==> flow/design.v <==
`timescale 1ns / 1ps
module clk_div(
   input wire sys_clk,
   input wire sys_clk_rst,
   output wire gen_clk, 
   output wire ps_clk, 
   output wire fsk_clk, 
   output wire gen_en,
   output wire ps_en,
   output wire fsk_en
);
   parameter fsk_div=5;
   parameter ps_div=fsk_div*16;
   parameter gen_div=ps_div*16;
   reg [$clog2(fsk_div)-1:0] fsk_cnt;
   reg [$clog2(ps_div)-1:0] ps_cnt;
   reg [$clog2(gen_div)-1:0] gen_cnt;
   reg gen_clk_reg;
   reg ps_clk_reg;
   reg fsk_clk_reg;
   assign gen_clk=gen_clk_reg;
   assign ps_clk=ps_clk_reg;
   assign fsk_clk=fsk_clk_reg;
   assign gen_en=~(gen_cnt<gen_div-1) & ~gen_clk_reg;
   assign ps_en=~(ps_cnt<ps_div-1) & ~ps_clk_reg;
   assign fsk_en=~(fsk_cnt<fsk_div-1) & ~fsk_clk_reg;
   always@(posedge sys_clk or posedge sys_clk_rst) begin
     if(sys_clk_rst) begin
       gen_cnt<=32'd0;
       ps_cnt<=32'd0;
       fsk_cnt<=32'd0;
       gen_clk_reg<=1'b0;
       ps_clk_reg<=1'b0;
       fsk_clk_reg<=1'b0;
     end
     else begin
       if(gen_cnt<gen_div-1) begin
         gen_cnt<=gen_cnt+32'd1;
         gen_clk_reg<=gen_clk_reg;
       end
       else begin
         gen_cnt<=32'd0;
         gen_clk_reg<=~gen_clk_reg;
       end
       if(ps_cnt<ps_div-1) begin
         ps_cnt<=ps_cnt+32'd1;
         ps_clk_reg<=ps_clk_reg;
       end
       else begin
         ps_cnt<=32'd0;
         ps_clk_reg<=~ps_clk_reg;
       end
       if(fsk_cnt<fsk_div-1) begin
         fsk_cnt<=fsk_cnt+32'd1;
         fsk_clk_reg<=fsk_clk_reg;
       end
       else begin
         fsk_cnt<=32'd0;
         fsk_clk_reg<=~fsk_clk_reg;
       end
     end
   end
endmodule
`timescale 1ns / 1ps
module sig_gen(
  input wire clk,
  input wire rst,
  input wire en,
  output wire [7:0] data_out
);
  reg [7:0] data_out_reg;
  assign data_out=data_out_reg;
  always@(posedge clk or posedge rst) begin
   if(rst) begin
    data_out_reg<=8'd0;
   end
   else if(en) begin
    data_out_reg<=data_out_reg+8'd1;
   end
  end
endmodule
`timescale 1ns / 1ps
module hamming_encode(
    input wire [7:0] bitstream,
    input wire clk,
    input wire rst,
    input wire en,
    output wire [15:0] hammingcode
);    
    reg [2:0] check1;
    reg [2:0] check2;
    reg [15:0] hammingcode_reg;
    assign hammingcode=hammingcode_reg;
always @(*) begin
    check1[2] <= bitstream[7] ^ bitstream[6] ^ bitstream[5];
    check1[1] <= bitstream[7] ^ bitstream[6] ^ bitstream[4];
    check1[0] <= bitstream[7] ^ bitstream[5] ^ bitstream[4];
    check2[2] <= bitstream[3] ^ bitstream[2] ^ bitstream[1];
    check2[1] <= bitstream[3] ^ bitstream[2] ^ bitstream[0];
    check2[0] <= bitstream[3] ^ bitstream[1] ^ bitstream[0];
end
always @(posedge clk or posedge rst) begin
    if (rst) begin
        hammingcode_reg <= 16'd0;
    end
    else if (en) hammingcode_reg <= {2'b11,bitstream[7:4], check1[2:0], bitstream[3:0], check2[2:0]};
end
endmodule
`timescale 1ns / 1ps
module P2S(
   input wire clk, 
   input wire rst,
   input wire en,
   input wire [15:0] din,
   output reg dout,
   output reg sig_valid
    );
    reg [3:0] cnt;
    always@(posedge clk or posedge rst) begin
      if(rst) begin
        cnt <= 4'd0;
        dout <= 1'b0;
        sig_valid <= 1'b0;
      end
      else if(en) begin
      if(din[15:14]==2'b11) begin
        dout <= din[15-cnt];
        sig_valid<=1'b1;
        if(cnt<=14) cnt <= cnt + 4'd1;
        else cnt <= 4'd0;
       end 
       else sig_valid<=1'b0;
      end
    end
endmodule
`timescale 1ns / 1ps
module fsk_modulate (
    input wire clk,
    input wire rst,
    input wire en,
    input wire bit_in,
    input wire sig_valid,
    output wire wave_out
);
    reg [3:0] cnt;
    reg wave_h, wave_l;
    always @(posedge clk or posedge rst) begin
		if (rst) begin
			cnt <= 4'b0000;
			wave_h <= 0;
			wave_l <= 0;
		end
		else if (en) begin
		 if(sig_valid) begin
			if(cnt == 4'b0111) begin
				wave_h <= ~wave_h;
				wave_l <= ~wave_l;
				cnt <= 4'b0000;
			end
			else if(~(cnt%4)) begin
				wave_h <= ~wave_h;
			end
			cnt <= cnt + 1;
		 end
		 else cnt<=4'b0;
		end
    end
    assign wave_out = bit_in?wave_h:wave_l;
endmodule
`timescale 1ns / 1ps
module fsk_demodulate(
   input wire clk,
   input wire rst,
   input wire en,
   input wire in,
   output reg out
 );
    reg [4:0] zeronum;
    reg [4:0] clknum;
    reg last,outreg;
    always@(posedge clk or posedge rst)
    begin
		if (rst) begin
			last<=0;
			zeronum<=0;
			clknum<=5'b0;
			outreg<=0;
			out<=0;
		end
		else if (en) begin
			clknum<=clknum+1;
			if(in!=last)
			begin
				zeronum<=zeronum+1;
			end
			if(clknum == 3) 
			begin
				if(zeronum > 1)
				begin
					outreg<=1;
				end
				else
				begin
					outreg<=0;
				end
			end 
			if(clknum == 15)
			begin
				clknum<=0;
				zeronum<=0;
				out<=outreg;
			end
			last<=in;
		end
    end
endmodule
`timescale 1ns / 1ps
module S2P(
  input wire clk, 
  input wire rst,
  input wire en,
  input wire din,
  output reg [13:0] hammingcode
    );
    reg [1:0] current;
    reg [1:0] next;
    parameter IDLE = 2'b00;
    parameter START = 2'b01;
    parameter RECEIVE = 2'b11;
    reg [13:0] temp_reg;
    reg current_bit;
    reg [15:0] cnt;
    reg flag; 
    always@(posedge clk or posedge rst) begin
      if(rst) begin
       current <= IDLE;
      end
      else if(en) begin
       current <= next;
      end
    end
    always@(*) begin
     case(current)
      IDLE:
        if(current_bit) next<=START;
        else next<=IDLE;
      START:
        if(current_bit) next<=RECEIVE;
        else next<=IDLE; 
      RECEIVE:begin
        if(cnt<13) begin
         next <= RECEIVE; 
        end
        else begin
         next <= IDLE;
        end
      end
      default:next <= IDLE;
     endcase
    end
    always@(posedge clk or posedge rst) begin
     if(rst) begin
      current_bit <= 1'b0;
      temp_reg <= 14'b0;
      cnt <= 16'd0;
      flag <= 1'b0;
      hammingcode <= 14'b0;
     end
     else if(en) begin
      current_bit<=din;
      case(current)
        IDLE:begin
         flag<=1'b0;
         temp_reg<=14'b0;
        end
        START:begin
         flag<=1'b0;
         temp_reg<=14'b0;
        end
        RECEIVE:begin
         temp_reg[13-cnt]<=current_bit;
         cnt<=cnt+16'd1;
         flag<=1'b0;
         if(cnt==13) begin
          flag<=1'b1;
          cnt<=16'd0;
         end
        end
        default:begin
         flag<=1'b0;
         temp_reg<=14'b0;
        end
      endcase
      if(flag) begin
       hammingcode <= temp_reg;
      end
     end
    end
endmodule
`timescale 1ns / 1ps
module hamming_decode(
    input [13:0] code,
    input clk,
    input rst,
    input en,
    output reg [7:0] bitstream
    );
    reg [2:0] check1;
    reg [2:0] check2;
always @(*) begin
    check1[2] <= code[13] ^ code[12] ^ code[11] ^ code[9];
    check1[1] <= code[13] ^ code[12] ^ code[10] ^ code[8];
    check1[0] <= code[13] ^ code[11] ^ code[10] ^ code[7];
    check2[2] <= code[6] ^ code[5] ^ code[4] ^ code[2];
    check2[1] <= code[6] ^ code[5] ^ code[3] ^ code[1];
    check2[0] <= code[6] ^ code[4] ^ code[3] ^ code[0];
end
always @(posedge clk or posedge rst) begin
     if (rst) begin
       bitstream <= 4'd0;
     end
     else if (en) begin
        case(check1)
            3'b111: bitstream[7:4] <= {~code[13], code[12:10]};
            3'b110: bitstream[7:4] <= {code[13], ~code[12], code[11:10]};
            3'b101: bitstream[7:4] <= {code[13:12], ~code[11], code[10]};
            3'b011: bitstream[7:4] <= {code[13:11], ~code[10]};
            default: bitstream[7:4] <= code[13:10];
        endcase
        case(check2)
            3'b111: bitstream[3:0] <= {~code[6], code[5:3]};
            3'b110: bitstream[3:0] <= {code[6], ~code[5], code[4:3]};
            3'b101: bitstream[3:0] <= {code[6:5], ~code[4], code[3]};
            3'b011: bitstream[3:0] <= {code[6:4], ~code[3]};
            default: bitstream[3:0] <= code[6:3];
        endcase
     end
end
endmodule
`timescale 1ns / 1ps
module Tx_top(
  input wire sys_clk,
  input wire sys_clk_rst,
  input wire rst,
  output wire [7:0] data_out, 
  output wire [15:0] hammingcode,
  output wire fsk_out 
);
  wire gen_clk;
  wire ps_clk;
  wire fsk_clk;
  wire gen_en;
  wire ps_en;
  wire fsk_en;
  clk_div my_clk_div(
   .sys_clk(sys_clk),
   .sys_clk_rst(sys_clk_rst),
   .gen_clk(gen_clk),
   .ps_clk(ps_clk),
   .fsk_clk(fsk_clk),
   .gen_en(gen_en),
   .ps_en(ps_en),
   .fsk_en(fsk_en)
  );
  sig_gen my_sig_gen(
    .clk(sys_clk),
    .en(gen_en),
    .rst(rst),
    .data_out(data_out)
  );
  hamming_encode my_hamming_encode(
    .bitstream(data_out),
    .clk(sys_clk),
    .en(gen_en),
    .rst(rst),
    .hammingcode(hammingcode)
  );
  wire dout;
  wire sig_valid;
  P2S my_P2S(
    .clk(sys_clk),
    .en(ps_en),
    .rst(rst),
    .din(hammingcode),
    .dout(dout),
    .sig_valid(sig_valid)
  );
  fsk_modulate my_fsk_modulate(
    .clk(sys_clk),
    .en(fsk_en),
    .rst(rst),
    .bit_in(dout),
    .sig_valid(sig_valid),
    .wave_out(fsk_out)
  );
endmodule
`timescale 1ns / 1ps
module Rx_top(
  input wire sys_clk,
  input wire sys_clk_rst,
  input wire rst,
  input wire bit_in, 
  output wire [13:0] hammingcode,
  output wire [7:0] sig_out
);
  wire gen_clk;
  wire ps_clk;
  wire fsk_clk;
  wire gen_en;
  wire ps_en;
  wire fsk_en;
  clk_div my_clk_div(
   .sys_clk(sys_clk),
   .sys_clk_rst(sys_clk_rst),
   .gen_clk(gen_clk),
   .ps_clk(ps_clk),
   .fsk_clk(fsk_clk),
   .gen_en(gen_en),
   .ps_en(ps_en),
   .fsk_en(fsk_en)
  );
  wire de_fsk_out;
  fsk_demodulate my_fsk_demodulate(
    .clk(sys_clk),
    .en(fsk_en),
    .rst(rst),
    .in(bit_in),
    .out(de_fsk_out)
  );
  S2P my_S2P(
    .clk(sys_clk),
    .en(ps_en),
    .rst(rst),
    .din(de_fsk_out),
    .hammingcode(hammingcode)
  );
  hamming_decode my_hamming_decode(
    .code(hammingcode),
    .clk(sys_clk),
    .en(gen_en),
    .rst(rst),
    .bitstream(sig_out)
  );
endmodule
`timescale 1ns / 1ps
module comm_top(
  input wire sys_clk,
  input wire sys_clk_rst,
  input wire rst,
  input wire bit_in, 
  output wire bit_out, 
  output wire [7:0] data_trans, 
  output wire [7:0] data_recev 
);
  wire [15:0] en_hamming_code; 
  wire [13:0] de_hamming_code; 
Tx_top my_Tx_top(
  .sys_clk(sys_clk),
  .sys_clk_rst(sys_clk_rst),
  .rst(rst),
  .data_out(data_trans), 
  .hammingcode(en_hamming_code),
  .fsk_out(bit_out) 
);
Rx_top my_Rx_top(
  .sys_clk(sys_clk),
  .sys_clk_rst(sys_clk_rst),
  .rst(rst),
  .bit_in(bit_in), 
  .hammingcode(de_hamming_code),
  .sig_out(data_recev) 
);
endmodule
== Reports on comm_top ==
The steps from the RTL of comm_top to its reports follow in flow order.
Lines are those of the file above, counted from 1.
Operators carry their Yosys type and port widths (W data, S select, Z words).
The mark -- stands for no value.

* Top module: comm_top
* Clock: sys_clk
* Standard-cell library: sky130hd
* Corner: tt_025C_1v80

== Word-level counts ==
Source: Yosys, flattened and elaborated, memories not mapped. Widths are those after wreduce. Registers that Yosys merges into a memory's read port (data or address) are not register bits. Print and check cells do not count. Equal cells are merged and count once.

* Word-level cells: 172
* Register bits: 152
* Output and inout bits: 17
* Bits of input ports: 4

* Magnitude comparators: 9
* Bitwise logic cells: 58
* Equal/unequal tests: 16
* Multiplexer cells: 26
* Reductions and logical operators: 12
* Add/subtract/negate cells: 15
* Shifts and indexed selects: 3

{| class="wikitable"
|+ Operators by type and width
! cell !! number
|-
| $shift A1 B33 Y14 || 1
|-
| $shift A1 B33 Y14 const A || 1
|-
| $neg A32 Y33 || 1
|-
| $not A2 Y32 || 1
|-
| $reduce_bool A32 Y1 || 1
|-
| $pmux W4 S4 || 2
|-
| $xor A1 B1 Y1 || 26
|-
| $not A1 Y1 || 22
|-
| $add A11 B1 Y11 const B || 2
|-
| $lt A11 B11 Y1 const B || 2
|-
| $mux W11 || 2
|-
| $eq A3 B3 Y1 const B || 6
|-
| $sub A4 B16 Y17 const A || 1
|-
| $add A16 B1 Y16 const B || 1
|-
| $lt A16 B4 Y1 const B || 1
|-
| $eq A16 B4 Y1 const B || 1
|-
| $shiftx A16 B5 Y1 || 1
|-
| $mux W16 || 1
|-
| $mux W5 || 3
|-
| $and A14 B14 Y14 || 1
|-
| $or A14 B14 Y14 || 1
|-
| $not A14 Y14 || 1
|-
| $add A7 B1 Y7 const B || 2
|-
| $lt A7 B7 Y1 const B || 2
|-
| $mux W14 || 1
|-
| $mux W7 || 2
|-
| $reduce_and A2 Y1 || 6
|-
| $add A5 B1 Y5 const B || 2
|}

Other operator kinds: 23; their cells: 45.

== Longest topological paths ==
Yosys ltp: most cells in a row. Word level: on the elaborated netlist, between registers, memories and ports. Mapped: between sequential cells and ports; inverters and the memories' decode and read muxes count.

* Word-level depth: 7
* ABC_AREA: 0
* Gate-level depth with buffers: 15
* Gate-level depth less buffers: 13

== After synthesis ==
Yosys stat after the flow's synthesis: flattened, memories mapped to cells. It holds for the ABC_AREA given above (unset counts as 0); a run with the other value may have another netlist.

* Sequential area: 3829.9 µm²
* Buffers: 42
* Chip area (Yosys): 8021.4 µm²
* Mapped flip-flops: 153
* Cells in the netlist: 808

{| class="wikitable"
|+ Cells by type
! cell !! number !! area in all (µm²)
|-
| sky130_fd_sc_hd__dfrtp_1 || 152 || 3.8E+03
|-
| sky130_fd_sc_hd__xnor2_1 || 64 || 560.538
|-
| sky130_fd_sc_hd__nand2_1 || 112 || 420.403
|-
| sky130_fd_sc_hd__xor2_1 || 45 || 394.128
|-
| sky130_fd_sc_hd__nor2_1 || 79 || 296.534
|-
| sky130_fd_sc_hd__ha_1 || 19 || 237.728
|-
| sky130_fd_sc_hd__mux2_2 || 19 || 213.955
|-
| sky130_fd_sc_hd__nand3_1 || 37 || 185.178
|-
| sky130_fd_sc_hd__o21ai_0 || 28 || 140.134
|-
| sky130_fd_sc_hd__and3_1 || 20 || 125.12
|-
| sky130_fd_sc_hd__nand4_1 || 20 || 125.12
|-
| sky130_fd_sc_hd__clkbuf_1 || 31 || 116.362
|-
| sky130_fd_sc_hd__a21oi_1 || 22 || 110.106
|-
| sky130_fd_sc_hd__nor2b_1 || 16 || 100.096
|-
| sky130_fd_sc_hd__mux4_2 || 4 || 90.086
|-
| sky130_fd_sc_hd__nor3_1 || 13 || 65.062
|-
| sky130_fd_sc_hd__o2111ai_1 || 7 || 61.309
|-
| sky130_fd_sc_hd__a2111oi_4 || 2 || 55.053
|}

Other cell types: 43; their cells: 118.
By module: a second synthesis without flattening, with its own total; a netlist apart from the flattened one above.

* Cells (unflattened synthesis): 875
* Area total of the unflattened synthesis: 9001.1 µm²

Rows give one instance, submodules left out.

{| class="wikitable"
|+ Modules
! module !! cells !! sequential area (µm²) !! times used !! area (µm²)
|-
| S2P || 367 || 1227.4 || 1 || 3460.8
|-
| clk_div || 103 || 600.6 || 2 || 1111.1
|-
| hamming_decode || 92 || 200.2 || 1 || 794.5
|-
| fsk_demodulate || 68 || 325.3 || 1 || 729.4
|-
| hamming_encode || 40 || 375.4 || 1 || 705.7
|-
| P2S || 48 || 150.1 || 1 || 452.9
|-
| sig_gen || 27 || 200.2 || 1 || 345.3
|-
| fsk_modulate || 27 || 150.1 || 1 || 290.3
|-
| Rx_top || 0 || 0.0 || 1 || 0.0
|-
| Tx_top || 0 || 0.0 || 1 || 0.0
|-
| comm_top || 0 || 0.0 || 1 || 0.0
|}

== Worst setup path after synthesis ==
OpenSTA on the mapped netlist: ideal clock, no wires. The path of least setup slack (recovery checks aside). Input and output delay are each 20% of the period. Register names are those of the netlist, which keeps one name where synthesis merged equal registers.

* Kind: register to register
* From: reg my_Rx_top.my_S2P.cnt[1]
* To: reg my_Rx_top.my_S2P.temp_reg[9]
* Path delay: 3.488 ns
* Arrival: 3.351 ns
* Launch time at the first pin: 0.000 ns
* Setup time: 0.137 ns
* Setup slack: 6.512 ns
* Stages: 16
* Buffers on the path: 2
* Data required time: 9.863 ns
* Clock period: 10.0 ns
* Synthesis period reached: 3.488 ns

"path delay" is the arrival time less input delay plus setup time.
"stages": output pins that drive a net of the path, with the launching flip-flop's if there is one; two outputs of one cell count as two.
"synthesis period reached" = period - worst setup slack (recovery checks aside). The figure is calculated, with input and output delays left at 20% of the set period.
Between the ends stands the longest chain of elaborated cells between them, by number of cells; it is not shown to be the way that was timed. Of several equally long chains one is given.
A line is the first line of the expression or statement that the cell stems from. Yosys adds cells for indexed reads and writes and turns some case tables into memories.
A register here has more assigning lines than the two given.
Lines with a computed index may be missing from the assigning lines.

* Path through: sky130_fd_sc_hd__dfrtp_1 -> sky130_fd_sc_hd__ha_1 -> sky130_fd_sc_hd__buf_2 -> sky130_fd_sc_hd__a2111oi_4 -> sky130_fd_sc_hd__nand3_2 -> sky130_fd_sc_hd__nor4b_2 -> sky130_fd_sc_hd__o2111ai_1 -> sky130_fd_sc_hd__nor3_1 -> sky130_fd_sc_hd__ha_1 -> sky130_fd_sc_hd__inv_1 -> sky130_fd_sc_hd__nor3_1 -> sky130_fd_sc_hd__a32o_1 -> sky130_fd_sc_hd__clkbuf_1 -> sky130_fd_sc_hd__o2111ai_1 -> sky130_fd_sc_hd__a21oi_1 -> sky130_fd_sc_hd__o32ai_2
* Length of the longest elaborated chain: 7
* Elaborated cells between the ends (all ways): 8
* Source lines of those cells: 2
* Those cells by class: add/sub: 2; shift: 2; mux: 1; logic: 3

{| class="wikitable"
|+ RTL lines, path post-synthesis
! item !! line !! text
|-
| start: declaration || 232 || <nowiki>reg [15:0] cnt;</nowiki>
|-
| start: assignment || 265 || <nowiki>cnt <= 16'd0;</nowiki>
|-
| start: assignment || 282 || <nowiki>cnt<=cnt+16'd1;</nowiki>
|-
| $sub A4 B16 Y17 || 281 || <nowiki>temp_reg[13-cnt]<=current_bit;</nowiki>
|-
| $neg A32 Y33 || 281 ||
|-
| $shift A1 B33 Y14 || 281 ||
|-
| $not A14 Y14 || 281 ||
|-
| $and A14 B14 Y14 || 281 ||
|-
| $or A14 B14 Y14 || 281 ||
|-
| $mux W14 || 271 || <nowiki>case(current)</nowiki>
|-
| end: assignment || 264 || <nowiki>temp_reg <= 14'b0;</nowiki>
|-
| end: assignment || 274 || <nowiki>temp_reg<=14'b0;</nowiki>
|-
| end: declaration || 230 || <nowiki>reg [13:0] temp_reg;</nowiki>
|}

== Timing after layout ==
Path of least setup slack in the final report of entry A (OpenROAD, finished layout, wires in). Where an end is a register, its clock arrival counts in the times.

* Kind: register to register
* From: reg my_Rx_top.my_S2P.cnt[1]
* To: reg my_Rx_top.my_S2P.temp_reg[3]
* Buffers on the path: 1
* Clock period: 4.2 ns
* Data required time: 4.50 ns
* Stages: 15
* Setup slack: 0.37 ns
* Setup time: 0.11 ns
* Launch time at the first pin: 0.41 ns
* Arrival: 4.13 ns

Between the ends stands the longest chain of elaborated cells between them, by number of cells; it is not shown to be the way that was timed. Of several equally long chains one is given.
A register here has more assigning lines than the two given.
Lines with a computed index may be missing from the assigning lines.

* Path through: sky130_fd_sc_hd__dfrtp_1 -> sky130_fd_sc_hd__ha_1 -> sky130_fd_sc_hd__a2111oi_4 -> sky130_fd_sc_hd__nand3_2 -> sky130_fd_sc_hd__nor4b_2 -> sky130_fd_sc_hd__o2111ai_1 -> sky130_fd_sc_hd__nor3_1 -> sky130_fd_sc_hd__ha_1 -> sky130_fd_sc_hd__inv_1 -> sky130_fd_sc_hd__nor3_1 -> sky130_fd_sc_hd__a32o_1 -> sky130_fd_sc_hd__buf_4 -> sky130_fd_sc_hd__nand3_1 -> sky130_fd_sc_hd__o211ai_1 -> sky130_fd_sc_hd__nand2_1
* Length of the longest elaborated chain: 7
* Elaborated cells between the ends (all ways): 8
* Source lines of those cells: 2
* Those cells by class: add/sub: 2; shift: 2; mux: 1; logic: 3

{| class="wikitable"
|+ RTL lines, path post-layout
! item !! line !! text
|-
| start: declaration || 232 || <nowiki>reg [15:0] cnt;</nowiki>
|-
| start: assignment || 265 || <nowiki>cnt <= 16'd0;</nowiki>
|-
| start: assignment || 282 || <nowiki>cnt<=cnt+16'd1;</nowiki>
|-
| $sub A4 B16 Y17 || 281 || <nowiki>temp_reg[13-cnt]<=current_bit;</nowiki>
|-
| $neg A32 Y33 || 281 ||
|-
| $shift A1 B33 Y14 || 281 ||
|-
| $not A14 Y14 || 281 ||
|-
| $and A14 B14 Y14 || 281 ||
|-
| $or A14 B14 Y14 || 281 ||
|-
| $mux W14 || 271 || <nowiki>case(current)</nowiki>
|-
| end: assignment || 264 || <nowiki>temp_reg <= 14'b0;</nowiki>
|-
| end: assignment || 274 || <nowiki>temp_reg<=14'b0;</nowiki>
|-
| end: declaration || 230 || <nowiki>reg [13:0] temp_reg;</nowiki>
|}

Add stored flow runs of comm_top

Measured data: module comm_top, platform sky130hd, 4 stored runs of the flow under differing settings, order arbitrary. Input and output delays are each 20% of the period that was set; the output load is 0.01 pF.
"clock period achieved" means the clock period less the worst setup slack. The figure is calculated, with input and output delays left at 20% of the set period.
"allowed time less slack (worst setup path)" is the time allowed to the run's worst setup path (the clock period less input and output delay, where it has them) less its slack. Clock arrival times count: a late capture clock shortens it, a late launch clock lengthens it.
By "power consumption" is meant OpenSTA's value without simulated activity: inputs other than the clock are taken to toggle once in ten clock periods, and the tool carries that through the logic.

=== Entry A ===
{| class="wikitable"
! Setting !! Value
|-
| CORE_UTILIZATION || 40
|-
| period_ns || 4.2
|-
| CAP_MARGIN || 20
|-
| CORE_MARGIN || 2
|-
| SLEW_MARGIN || 20
|-
! Result !! Value
|-
| Worst setup slack after layout || 0.371 ns
|-
| Area of the die || 21202.3 µm²
|-
| Allowed time less slack (worst setup path) || 3.83 ns
|-
| Kind of the worst setup path || register to register
|-
| Power consumption || 0.003053 W
|-
| Utilization after routing || 0.462
|-
| Clock period achieved || 3.829 ns
|-
| Mapped cell area after synthesis || 8021.4 µm²
|-
| Standard-cell area after layout || 9054.9 µm²
|-
| Final setup TNS || 0.000 ns
|}

=== Entry B ===
{| class="wikitable"
! Setting !! Value
|-
| ABC_AREA || 0
|-
| CORE_ASPECT_RATIO || 0.53
|-
| CORE_UTILIZATION || 28
|-
| GPL_TIMING_DRIVEN || 0
|-
| MIN_ROUTING_LAYER || met2
|-
| PLACE_DENSITY_LB_ADDON || 0.1
|-
| SETUP_SLACK_MARGIN || 0.12
|-
| SLEW_MARGIN || 40
|-
| TNS_END_PERCENT || 65
|-
| period_ns || 3.06
|-
| CAP_MARGIN || 20
|-
| CORE_MARGIN || 2
|-
! Result !! Value
|-
| Worst setup slack after layout || -0.442 ns
|-
| Area of the die || 30086.3 µm²
|-
| Allowed time less slack (worst setup path) || 3.50 ns
|-
| Kind of the worst setup path || register to register
|-
| Power consumption || 0.00437 W
|-
| Utilization after routing || 0.344
|-
| Clock period achieved || 3.502 ns
|-
| Mapped cell area after synthesis || 8021.4 µm²
|-
| Standard-cell area after layout || 9754.4 µm²
|-
| Final setup TNS || -4.805 ns
|}

=== Entry C ===
{| class="wikitable"
! Setting !! Value
|-
| CAP_MARGIN || 5
|-
| CELL_PAD_IN_SITES_DETAIL_PLACEMENT || 1
|-
| CORE_UTILIZATION || 26
|-
| GPL_TIMING_DRIVEN || 1
|-
| MAX_ROUTING_LAYER || met4
|-
| MIN_ROUTING_LAYER || met1
|-
| SETUP_SLACK_MARGIN || 0.42
|-
| SLEW_MARGIN || 35
|-
| TNS_END_PERCENT || 65
|-
| period_ns || 5.81
|-
| CORE_MARGIN || 2
|-
! Result !! Value
|-
| Worst setup slack after layout || 1.728 ns
|-
| Area of the die || 32272.3 µm²
|-
| Allowed time less slack (worst setup path) || 4.08 ns
|-
| Kind of the worst setup path || register to register
|-
| Power consumption || 0.00233 W
|-
| Utilization after routing || 0.302
|-
| Clock period achieved || 4.082 ns
|-
| Mapped cell area after synthesis || 8021.4 µm²
|-
| Standard-cell area after layout || 9217.6 µm²
|-
| Final setup TNS || 0.000 ns
|}

=== Entry D ===
{| class="wikitable"
! Setting !! Value
|-
| ABC_AREA || 1
|-
| CELL_PAD_IN_SITES_GLOBAL_PLACEMENT || 3
|-
| CORE_UTILIZATION || 23
|-
| CTS_CLUSTER_DIAMETER || 144
|-
| GPL_ROUTABILITY_DRIVEN || 1
|-
| GPL_TIMING_DRIVEN || 0
|-
| PLACE_DENSITY_LB_ADDON || 0.12
|-
| SETUP_SLACK_MARGIN || -0.01
|-
| SLEW_MARGIN || 0
|-
| TNS_END_PERCENT || 85
|-
| period_ns || 6.48
|-
| CAP_MARGIN || 20
|-
| CORE_MARGIN || 2
|-
! Result !! Value
|-
| Worst setup slack after layout || 2.924 ns
|-
| Area of the die || 37746.7 µm²
|-
| Allowed time less slack (worst setup path) || 3.56 ns
|-
| Kind of the worst setup path || register to register
|-
| Power consumption || 0.002151 W
|-
| Utilization after routing || 0.275
|-
| Clock period achieved || 3.556 ns
|-
| Mapped cell area after synthesis || 8328.0 µm²
|-
| Standard-cell area after layout || 9814.4 µm²
|-
| Final setup TNS || 0.000 ns
|}
